==> flow/design.v <==
`timescale 1ns / 1ps
module startup_controller(
	input clk,
	input rst,
	input start,
	input stop,
	output reg mcu_pwr,
	output reg is_sending,
	output reg ready
);
reg is_pulling_low, is_waiting_for_clock, is_waiting_for_bkgd_stable;
reg [15:0] timer;
always @(posedge clk) begin
	if (rst || stop) begin  
		is_pulling_low <= 0;
		is_waiting_for_clock <= 0;
		is_waiting_for_bkgd_stable <= 0;
		is_sending <= 0;
		mcu_pwr <= 0;
		ready <= 1;
	end else if (start) begin
		is_pulling_low <= 1;
		is_sending <= 1;
		timer <= 250;  
		ready <= 0;
	end else if (is_pulling_low) begin
		if (timer == 0) begin
			mcu_pwr <= 1;
			is_pulling_low <= 0;
			is_waiting_for_clock <= 1;
			timer <= 1200;  
		end else begin
			timer <= timer - 1;
		end
	end else if (is_waiting_for_clock) begin
		if (timer == 0) begin
			is_sending <= 0;  
			is_waiting_for_clock <= 0;
			is_waiting_for_bkgd_stable <= 1;
			timer <= 500;  
		end else begin
			timer <= timer - 1;
		end
	end else if (is_waiting_for_bkgd_stable) begin
		if (timer == 0) begin
			is_waiting_for_bkgd_stable <= 0;
			ready <= 1;
		end else begin
			timer <= timer - 1;
		end
	end
end
endmodule
`timescale 1ns / 1ps
module sync_controller(
	input clk,
	input rst,
	input bkgd_in,
	output is_sending,
	input start_sync,
	output [31:0] sync_length,
	output sync_length_is_ready,
	output reg ready,
	output [4:0] debug
);
parameter HIGHTIME = 32'd6500;  
reg [2:0] state;
reg [31:0] sync_count;
assign debug = {2'd0, state};
assign is_sending = state == 1;
assign sync_length = sync_count;
assign sync_length_is_ready = (state != 1) && (state != 4);
always @(posedge clk) begin
	sync_count <= sync_count;
	if (rst) begin
		state <= 0;
		sync_count <= HIGHTIME;  
		ready <= 0;
	end else if (start_sync) begin
		state <= 1;
		sync_count <= HIGHTIME;
		ready <= 0;
	end else if (state == 1) begin
		if (sync_count == 0) begin
			state <= 2;
			sync_count <= 8'h0f;
		end else begin
			sync_count <= sync_count - 1;
		end
	end else if (state == 2) begin
		if (sync_count == 0) begin
			state <= 3;
		end else begin
			sync_count <= sync_count - 1;
		end
	end else if (state == 3) begin
		if (bkgd_in == 0) begin
			state <= 4;
		end
	end else if (state == 4) begin
		if (bkgd_in == 1) begin
			state <= 0;
			ready <= 1;
		end else begin
			sync_count <= sync_count + 1;
		end
	end
end
endmodule
`timescale 1ns / 1ps
module bdc_clk_pulse_generator(
	input clk,
	input rst,
	output bdc_clk_pulse,
	input [31:0] sync_length,
	input set_sync_length
);
reg [15:0] counter;
reg [31:0] target_time;  
reg [31:0] residual;
assign bdc_clk_pulse = counter == 0;
always @(posedge clk) begin
	if (rst) begin
		counter <= 0;
		target_time <= 0;
		residual <= 0;
	end else if (set_sync_length) begin
		target_time <= sync_length;
		residual <= sync_length;
	end else if (counter > residual[31:7]) begin
		counter <= 0;
		residual <= residual[6:0] + target_time;
	end else begin
		counter <= counter + 1;
	end
end
endmodule
`timescale 1ns / 1ps
module bdc_interface(
	input clk,
	input rst,
	output reg is_sending,
	input bkgd_in,
	input tgt_clk_pulse,
	input [7:0] data_in,
	input send_data,
	output reg [7:0] data_out,
	input read_data,
	output ready
);
reg [3:0] state;
reg [7:0] tgt_clk_timer;
reg [7:0] data;
reg [3:0] bitsleft;
assign ready = state == 0 && !read_data && !send_data;
always @(posedge clk) begin
	if (rst) begin
		state <= 0;
		tgt_clk_timer <= 0;
		is_sending <= 0;
	end else if (tgt_clk_timer > 0) begin
		if (tgt_clk_pulse) begin
			tgt_clk_timer <= tgt_clk_timer - 1;
		end
	end else begin
		case (state)
		0: begin
			if (send_data) begin
				state <= 1;
				data <= data_in;
				bitsleft <= 8;
			end else if (read_data) begin
				state <= 3;
				bitsleft <= 8;
			end
		end
		1: begin
			if (bitsleft > 0) begin
				state <= 2;
				is_sending <= 1;
				if (data[7]) begin
					tgt_clk_timer <= 4;
				end else begin
					tgt_clk_timer <= 14;
				end
			end else begin
				state <= 0;
			end
		end
		2: begin
			is_sending <= 0;
			if (data[7]) begin
				tgt_clk_timer <= 14;
			end else begin
				tgt_clk_timer <= 4;
			end
			state <= 1;
			bitsleft <= bitsleft - 1;
			data <= {data[6:0], 1'd0};
		end
		3: begin
			if (bitsleft > 0) begin
				is_sending <= 1;
				tgt_clk_timer <= 3;
				state <= 4;
			end else begin
				data_out <= data;
				state <= 0;
			end
		end
		4: begin
			is_sending <= 0;
			tgt_clk_timer <= 7;
			state <= 5;
		end
		5: begin
			data <= {data[6:0], bkgd_in};
			bitsleft <= bitsleft - 1;
			tgt_clk_timer <= 6;
			state <= 3;
		end
		endcase
	end
end
endmodule
`timescale 1ns / 1ps
module bdm(
	input clk,
	input rst,
	input bkgd_in,
	output bkgd_out,
	output bkgd_is_high_z,
	output mcu_pwr,
	output mcu_vpp,
	input do_read,
	input do_write,
	input do_start_mcu,
	input do_stop_mcu,
	input do_delay,
	input do_echo_test,
	input do_enable_vpp,
	input do_disable_vpp,
	input do_echo_sync_value,
	input do_resync,
	input [7:0] data_in,
	output [7:0] data_out,
	output ready,
	output reg valid,
	output [3:0] debug
);
reg [7:0] echo_data;
wire [31:0] sync_count;
wire sync_is_sending;
wire [4:0] sync_debug;
reg sync_start;
wire sync_ready;
wire startup_start;
reg startup_stop;
wire startup_is_sending, startup_ready;
wire bdc_is_sending, bdc_ready;
wire [7:0] bdc_data_out;
wire bdc_read_data, bdc_send_data;
wire hold_commands_in_reset;
assign hold_commands_in_reset = 1'd0;  
wire bdc_clk_pulse;
reg [3:0] state;
reg [7:0] delay_counter;
startup_controller startup_controller(
	.clk(clk),
	.rst(rst || hold_commands_in_reset),
	.start(startup_start),
	.stop(startup_stop),
	.mcu_pwr(mcu_pwr),
	.is_sending(startup_is_sending),
	.ready(startup_ready)
);
sync_controller sync_controller(
	.clk(clk),
	.rst(rst || hold_commands_in_reset || do_stop_mcu || do_resync),
	.bkgd_in(bkgd_in),
	.is_sending(sync_is_sending),
	.start_sync(sync_start),
	.sync_length(sync_count),
	.sync_length_is_ready(),
	.ready(sync_ready),
	.debug(sync_debug)
);
reg set_bdc_pulse_gen;
bdc_clk_pulse_generator bdc_clk_pulse_generator(
	.clk(clk),
	.rst(rst || hold_commands_in_reset),
	.bdc_clk_pulse(bdc_clk_pulse),
	.sync_length(sync_count),
	.set_sync_length(set_bdc_pulse_gen)
);
bdc_interface bdc_interface(
	.clk(clk),
	.rst(rst || hold_commands_in_reset),
	.is_sending(bdc_is_sending),
	.bkgd_in(bkgd_in),
	.tgt_clk_pulse(bdc_clk_pulse),
	.data_in(data_in),
	.send_data(bdc_send_data),
	.data_out(bdc_data_out),
	.read_data(bdc_read_data),
	.ready(bdc_ready)
);
assign debug = sync_debug; 
assign bkgd_out = 1'd0;
assign bkgd_is_high_z =
	(state == 1 && startup_is_sending) ? 1'd0 :
	(state == 2 && sync_is_sending) ? 1'd0 :
	(state == 3 && bdc_is_sending) ? 1'd0 :
	(state == 4 && bdc_is_sending) ? 1'd0 :
	1'd1;
assign startup_start = state == 0 && do_start_mcu;
assign bdc_read_data = state == 0 && do_read;
assign bdc_send_data = state == 0 && do_write;
assign data_out =
	state == 5 ? echo_data :
	state == 7 ? sync_count[15:8] :
	state == 8 ? sync_count[7:0] :
	bdc_data_out;
assign ready = state == 0 && !do_start_mcu && !do_stop_mcu && !do_read && !do_write && !do_delay && !do_echo_test && !do_echo_sync_value && !do_resync;
reg vpp_enabled;
assign mcu_vpp = vpp_enabled;
always @(posedge clk) begin
	startup_stop <= 0;
	sync_start <= 0;
	set_bdc_pulse_gen <= 0;
	valid <= 0;
	if (rst) begin
		state <= 0;
		vpp_enabled <= 0;
	end else if (state == 0) begin
		if (do_start_mcu) begin
			state <= 1;
		end else if (do_stop_mcu) begin
			startup_stop <= 1;
		end else if (do_read) begin
			state <= 3;
		end else if (do_write) begin
			state <= 4;
		end else if (do_delay) begin
			state <= 6;
			delay_counter <= {data_in, 4'd0};
		end else if (do_echo_test) begin
			state <= 5;
			echo_data <= data_in;
			valid <= 1;
		end else if (do_enable_vpp) begin
			vpp_enabled <= 1;
		end else if (do_disable_vpp) begin
			vpp_enabled <= 0;
		end else if (do_echo_sync_value) begin
			state <= 7;
			valid <= 1;
		end else if (do_resync) begin
			state <= 2;
			sync_start <= 1;
		end
	end else if (state == 1) begin
		if (startup_ready) begin
			state <= 2;
			sync_start <= 1;
		end
	end else if (state == 2) begin
		if (sync_ready) begin
			set_bdc_pulse_gen <= 1;
			state <= 0;
		end
	end else if (state == 3) begin
		if (bdc_ready) begin
			state <= 0;
			valid <= 1;
		end
	end else if (state == 4) begin
		if (bdc_ready) begin
			state <= 0;
		end
	end else if (state == 6) begin
		if (delay_counter == 0) begin
			state <= 0;
		end else begin
			delay_counter <= delay_counter - 1;
		end
	end else if (state == 5) begin
		state <= 0;
	end else if (state == 7) begin
		state <= 8;
		valid <= 1;
	end else if (state == 8) begin
		state <= 0;
	end
end
endmodule
Ticket comment

### Step by step through the tools: bdm

Each step is given for the RTL above and for the edited RTL.
Lines under "before" count in the file above, lines under "after" in the edited file.
"difference" is "after" less "before", of the values as shown; "rel. change" is that difference over "before", in percent.
Operators carry their Yosys type and port widths (W data, S select, Z words).
The mark -- stands for no value.

* top module: bdm
* clock: clk
* library: sky130hd
* library corner: tt_025C_1v80

### Edit of the RTL

The edit as a unified diff against the file above.
The edit is scripted: it alters the design's behaviour and was not made to optimise anything.

```diff
@@ -287,11 +287,16 @@
 );
 reg set_bdc_pulse_gen;
+wire bdc_clk_pulse_a, bdc_clk_pulse_b;
 bdc_clk_pulse_generator bdc_clk_pulse_generator(
 	.clk(clk),
 	.rst(rst || hold_commands_in_reset),
-	.bdc_clk_pulse(bdc_clk_pulse),
+	.bdc_clk_pulse(bdc_clk_pulse_a),
 	.sync_length(sync_count),
 	.set_sync_length(set_bdc_pulse_gen)
 );
+bdc_clk_pulse_generator bdc_clk_pulse_generator_x (.clk(clk), .rst(rst || hold_commands_in_reset),
+    .bdc_clk_pulse(bdc_clk_pulse_b), .sync_length(~sync_count),
+    .set_sync_length(set_bdc_pulse_gen));
+assign bdc_clk_pulse = bdc_clk_pulse_a ^ bdc_clk_pulse_b;
 bdc_interface bdc_interface(
 	.clk(clk),
```

### Word level

Source: Yosys, flattened and elaborated, memories not mapped. Widths are those after wreduce. Registers that Yosys merges into a memory's read port (data or address) are not register bits. Print and check cells do not count. Equal cells are merged and count once.

Storage and ports
* flip-flop bits (word level): before 196, after 276, difference +80, rel. change +40.82%
* cells after elaboration: before 327, after 340, difference +13, rel. change +3.98%
* input bits: before 21, after 21, difference 0, rel. change 0.00%
* output and inout port bits: before 18, after 18, difference 0, rel. change 0.00%

Cells by class
* magnitude comparators: before 3, after 4, difference +1, rel. change +33.33%
* mux-type cells: before 137, after 140, difference +3, rel. change +2.19%
* add/sub/neg operators: before 8, after 10, difference +2, rel. change +25.00%
* bitwise gates (word level): before 17, after 19, difference +2, rel. change +11.76%
* equal/unequal tests: before 54, after 54, difference 0, rel. change 0.00%
* reductions and logical operators: before 80, after 82, difference +2, rel. change +2.50%

Operator list
* $mux W32: before 9, after 11, difference +2, rel. change +22.22%
* $mux W16: before 7, after 8, difference +1, rel. change +14.29%
* $reduce_bool A2 Y1: before 7, after 8, difference +1, rel. change +14.29%
* $logic_not A16 Y1: before 2, after 3, difference +1, rel. change +50.00%
* $add A16 B1 Y16 const B: before 1, after 2, difference +1, rel. change +100.00%
* $add A7 B32 Y32: before 1, after 2, difference +1, rel. change +100.00%
* $gt A16 B25 Y1: before 1, after 2, difference +1, rel. change +100.00%
* $not A32 Y32: before 0, after 1, difference +1
* $xor A1 B1 Y1: before 0, after 1, difference +1
* $mux W1: before 57, after 57, difference 0, rel. change 0.00%
* $mux W4: before 29, after 29, difference 0, rel. change 0.00%
* $mux W8: before 20, after 20, difference 0, rel. change 0.00%
* $logic_and A1 B1 Y1: before 17, after 17, difference 0, rel. change 0.00%
* $ne A2 B2 Y1 const B: before 17, after 17, difference 0, rel. change 0.00%
* $not A1 Y1: before 17, after 17, difference 0, rel. change 0.00%
* $logic_not A1 Y1: before 10, after 10, difference 0, rel. change 0.00%
* $mux W3: before 9, after 9, difference 0, rel. change 0.00%
* $eq A4 B3 Y1 const B: before 6, after 6, difference 0, rel. change 0.00%
* $reduce_and A3 Y1: before 6, after 6, difference 0, rel. change 0.00%
* $reduce_and A4 Y1: before 6, after 6, difference 0, rel. change 0.00%
* $eq A4 B2 Y1 const B: before 4, after 4, difference 0, rel. change 0.00%
* $ne A3 B1 Y1 const B: before 4, after 4, difference 0, rel. change 0.00%
* $reduce_or A2 Y1: before 4, after 4, difference 0, rel. change 0.00%
* $logic_or A1 B1 Y1: before 3, after 3, difference 0, rel. change 0.00%
* $ne A3 B2 Y1 const B: before 3, after 3, difference 0, rel. change 0.00%
* $ne A3 B3 Y1 const B: before 3, after 3, difference 0, rel. change 0.00%
* $reduce_and A5 Y1: before 3, after 3, difference 0, rel. change 0.00%
* $reduce_and A8 Y1: before 3, after 3, difference 0, rel. change 0.00%

The list need not be complete.

### Depth

Depth = most cells in a row (Yosys ltp): at word level without a register or memory, in the mapped netlist without a sequential cell, where the memories' decode and read muxes count.

Depth
* depth in word-level cells: before 11, after 11, difference 0, rel. change 0.00%
* ABC_AREA: before 0, after 0
* depth in mapped cells: before 11, after 11, difference 0, rel. change 0.00%
* depth with buffers taken out: before 8, after 8, difference 0, rel. change 0.00%

### Netlist

The flow's flattened synthesis, as Yosys stat reports it; memories are mapped. The netlist is that of the ABC_AREA named above (0 if unset); the other value can give another one.

Synthesis totals
* chip area (Yosys) (um^2): before 11808.8, after 16135.5, difference +4326.7, rel. change +36.64%
* buffers: before 104, after 131, difference +27, rel. change +25.96%
* sequential area (um^2): before 4584.4, after 6185.9, difference +1601.5, rel. change +34.93%
* cells in the netlist: before 1409, after 1930, difference +521, rel. change +36.98%
* mapped flip-flops: before 203, after 283, difference +80, rel. change +39.41%

Cell types
* sky130_fd_sc_hd__dfxtp_1: before 151, after 231, difference +80, rel. change +52.98%
* sky130_fd_sc_hd__nor2_1: before 147, after 218, difference +71, rel. change +48.30%
* sky130_fd_sc_hd__xnor2_1: before 36, after 77, difference +41, rel. change +113.89%
* sky130_fd_sc_hd__a21oi_1: before 76, after 114, difference +38, rel. change +50.00%
* sky130_fd_sc_hd__nor3_1: before 52, after 90, difference +38, rel. change +73.08%
* sky130_fd_sc_hd__inv_1: before 45, after 79, difference +34, rel. change +75.56%
* sky130_fd_sc_hd__ha_1: before 34, after 59, difference +25, rel. change +73.53%
* sky130_fd_sc_hd__nand3_1: before 62, after 84, difference +22, rel. change +35.48%
* sky130_fd_sc_hd__nand2_1: before 132, after 147, difference +15, rel. change +11.36%
* sky130_fd_sc_hd__buf_1: before 9, after 24, difference +15, rel. change +166.67%
* sky130_fd_sc_hd__o211ai_1: before 7, after 21, difference +14, rel. change +200.00%
* sky130_fd_sc_hd__nand2b_1: before 4, after 18, difference +14, rel. change +350.00%
* sky130_fd_sc_hd__mux2i_1: before 34, after 47, difference +13, rel. change +38.24%
* sky130_fd_sc_hd__nand4_1: before 33, after 46, difference +13, rel. change +39.39%
* sky130_fd_sc_hd__o31ai_1: before 4, after 16, difference +12, rel. change +300.00%
* sky130_fd_sc_hd__nor4_1: before 37, after 48, difference +11, rel. change +29.73%
* sky130_fd_sc_hd__nor2b_1: before 6, after 16, difference +10, rel. change +166.67%
* sky130_fd_sc_hd__o21ai_0: before 74, after 82, difference +8, rel. change +10.81%

The list need not be complete.
By module: a second synthesis without flattening, with its own total; a netlist apart from the flattened one above.

Second synthesis, totals
* cell total of the unflattened synthesis: before 1418, after 1990, difference +572, rel. change +40.34%
* area (unflattened synthesis) (um^2): before 12353.1, after 17005.1, difference +4652.0, rel. change +37.66%

Each row is one instance without its submodules.

By module, before
* bdc_clk_pulse_generator: area 4540.6 um^2, times used 1, sequential area 1601.5 um^2, cells 537
* sync_controller: area 3334.4 um^2, times used 1, sequential area 720.7 um^2, cells 448
* bdc_interface: area 1645.3 um^2, times used 1, sequential area 900.9 um^2, cells 149
* bdm: area 1596.5 um^2, times used 1, sequential area 760.7 um^2, cells 173
* startup_controller: area 1236.2 um^2, times used 1, sequential area 600.6 um^2, cells 111

By module, after
* bdc_clk_pulse_generator: area 4540.6 um^2, times used 2, sequential area 1601.5 um^2, cells 537
* sync_controller: area 3334.4 um^2, times used 1, sequential area 720.7 um^2, cells 448
* bdm: area 1707.9 um^2, times used 1, sequential area 760.7 um^2, cells 208
* bdc_interface: area 1645.3 um^2, times used 1, sequential area 900.9 um^2, cells 149
* startup_controller: area 1236.2 um^2, times used 1, sequential area 600.6 um^2, cells 111

### Worst setup path after synthesis

Path of least setup slack by OpenSTA after synthesis, without wires, with an ideal clock, recovery checks aside; 20% of the period is set as input and as output delay. Where synthesis merged equal registers, the netlist keeps one of their names.

Timing post-synthesis
* kind: before register -> register, after input -> output
* start point: before reg sync_controller.sync_count[0], after in do_read
* end point: before reg sync_controller.sync_count[11], after out ready
* stages on the path: before 11, after 3, difference -8, rel. change -72.73%
* arrival time (ps): before 3024, after 2109, difference -915, rel. change -30.26%
* path delay (ps): before 3146, after 1109, difference -2037, rel. change -64.75%
* library setup time (ps): before 122
* clock period (ps): before 5000, after 5000, difference 0, rel. change 0.00%
* external output delay (ps): after 1000
* path slack (ps): before 1854, after 1891, difference +37
* data required time (ps): before 4878, after 4000, difference -878, rel. change -18.00%
* launch time at the first pin (ps): before 0, after 1000, difference +1000
* input delay (ps): after 1000
* path buffers: before 2, after 0, difference -2, rel. change -100.00%
* synthesis period reached (ps): before 3146, after 3109, difference -37, rel. change -1.18%

"path delay" = arrival - input delay + setup time.
At an output port there is no setup time.
"stages on the path" counts driving pins, that of a launching flip-flop among them; a cell with two outputs on the path counts twice.
"synthesis period reached" = period - worst setup slack (recovery checks aside). The figure is calculated, with input and output delays left at 20% of the set period.
The rows between start and end are the longest chain of elaborated cells between them; the timing report does not say that the signal goes this way. Where chains are equally long, one stands for them.
Each line given opens the expression or statement behind the cell; cells for indexed reads and writes are added by Yosys, which also makes memories of some case tables.
A register here has more assigning lines than the two given.

On the way, post-synthesis, before:
* cells stage by stage: sky130_fd_sc_hd__dfxtp_1 > sky130_fd_sc_hd__inv_1 > sky130_fd_sc_hd__ha_1 > sky130_fd_sc_hd__or4b_2 > sky130_fd_sc_hd__or4_1 > sky130_fd_sc_hd__buf_2 > sky130_fd_sc_hd__or4_4 > sky130_fd_sc_hd__buf_6 > sky130_fd_sc_hd__a31oi_4 > sky130_fd_sc_hd__o22ai_1 > sky130_fd_sc_hd__a221o_1
* length of the longest elaborated chain: 6
* elaborated cells on any way between the ends: 12
* those cells by class: add/sub: 2; eq/ne: 1; mux: 7; reduce/logical: 2

Ends and longest elaborated chain, post-synthesis, before
* start, declared: line 68 `reg [31:0] sync_count;`
* start, assigned: line 74 `sync_count <= sync_count;`
* start, assigned: line 88 `sync_count <= sync_count - 1;`
* $add A32 B1 Y32: line 105 `sync_count <= sync_count + 1;`
* $mux W32: line 101 `if (bkgd_in == 1) begin`
* $mux W32: line 100 `end else if (state == 4) begin`
* $mux W32: line 96 `end else if (state == 3) begin`
* $mux W32: line 90 `end else if (state == 2) begin`
* $mux W32: line 83 `end else if (state == 1) begin`
* end, assigned: line 74
* end, assigned: line 88
* end, declared: line 68

On the way, post-synthesis, after:
* cells stage by stage: sky130_fd_sc_hd__or2_2 > sky130_fd_sc_hd__or4_1 > sky130_fd_sc_hd__nor4_1
* length of the longest elaborated chain: 7
* elaborated cells on any way between the ends: 7
* source lines of those cells: 1
* those cells by class: reduce/logical: 7

Ends and longest elaborated chain, post-synthesis, after
* start, declared: line 235 `input do_read,`
* $logic_not A1 Y1: line 329 `assign ready = state == 0 && !do_start_mcu && !do_stop_mcu && !do_read && !do_write && !do_delay && !do_echo_t ...`
* $logic_and A1 B1 Y1 (6 in a row): line 329
* end, declared: line 247 `output ready,`

### Path in the finished layout

From the final timing report of the runs of pair A: the path of least setup slack in the routed layout; clock arrival at registers is part of the times.
The path's times are printed in steps of 10 ps; the period is the one set.

Timing post-layout
* kind: before input -> output, after input -> output
* start point: before in do_write, after in do_write
* end point: before out ready, after out ready
* path slack (ps): before 950, after 930, difference -20
* arrival time (ps): before 3050, after 3070, difference +20, rel. change +0.66%
* clock period (ps): before 5000, after 5000, difference 0, rel. change 0.00%
* data required time (ps): before 4000, after 4000, difference 0, rel. change 0.00%
* stages on the path: before 5, after 5, difference 0, rel. change 0.00%
* path buffers: before 2, after 2, difference 0, rel. change 0.00%
* external output delay (ps): before 1000, after 1000, difference 0, rel. change 0.00%
* input delay (ps): before 1000, after 1000, difference 0, rel. change 0.00%
* launch time at the first pin (ps): before 1000, after 1000, difference 0, rel. change 0.00%

The rows between start and end are the longest chain of elaborated cells between them; the timing report does not say that the signal goes this way. Where chains are equally long, one stands for them.

On the way, post-layout, before:
* cells stage by stage: sky130_fd_sc_hd__clkdlybuf4s50_1 > sky130_fd_sc_hd__or2_2 > sky130_fd_sc_hd__or4_1 > sky130_fd_sc_hd__nor4_1 > sky130_fd_sc_hd__clkdlybuf4s50_1
* length of the longest elaborated chain: 6
* elaborated cells on any way between the ends: 6
* source lines of those cells: 1
* those cells by class: reduce/logical: 6

Ends and longest elaborated chain, post-layout, before
* start, declared: line 236 `input do_write,`
* $logic_not A1 Y1: line 324 `assign ready = state == 0 && !do_start_mcu && !do_stop_mcu && !do_read && !do_write && !do_delay && !do_echo_t ...`
* $logic_and A1 B1 Y1 (5 in a row): line 324
* end, declared: line 247 `output ready,`

On the way, post-layout, after:
* cells stage by stage: sky130_fd_sc_hd__clkdlybuf4s50_1 > sky130_fd_sc_hd__or2_2 > sky130_fd_sc_hd__or4_1 > sky130_fd_sc_hd__nor4_1 > sky130_fd_sc_hd__clkdlybuf4s50_1
* length of the longest elaborated chain: 6
* elaborated cells on any way between the ends: 6
* source lines of those cells: 1
* those cells by class: reduce/logical: 6

Ends and longest elaborated chain, post-layout, after
* start, declared: line 236 `input do_write,`
* $logic_not A1 Y1: line 329 `assign ready = state == 0 && !do_start_mcu && !do_stop_mcu && !do_read && !do_write && !do_delay && !do_echo_t ...`
* $logic_and A1 B1 Y1 (5 in a row): line 329
* end, declared: line 247 `output ready,`

### Layout results

Both versions went through the flow (Yosys, OpenROAD) with the same settings in each pair. Constraints: input delay and output delay 20% of the set period each, output load 0.01 pF.

Flow settings, pair A:
* period_ns: 5.0
* CAP_MARGIN: 20
* CORE_MARGIN: 2
* CORE_UTILIZATION: 40
* SLEW_MARGIN: 20

Final reports, pair A
* total power of the final layout (W): before 0.004428, after 0.006478, difference +0.002050, rel. change +46.30%
* chip area in the Yosys report (um^2): before 11808.8, after 16135.5, difference +4326.7, rel. change +36.64%
* standard-cell area after routing (um^2): before 13176.4, after 17899.7, difference +4723.3, rel. change +35.85%
* utilization (%): before 45.7, after 45.1, difference -0.6
* full die area (um^2): before 30912.7, after 41961.5, difference +11048.8, rel. change +35.74%
* worst setup slack after layout (ps): before 947, after 934, difference -13
* sum of negative setup slack (ps): before 0, after 0, difference 0
* achieved period (ps): before 4053, after 4066, difference +13, rel. change +0.32%
* worst hold slack (ps): before 455, after 456, difference +1

"achieved period" is the run's clock period less its worst setup slack. It is reckoned from that one timing run; input and output delays stay at 20% of the period that was set.
"total power of the final layout": no workload was simulated; the value follows from the tool's default switching activity.
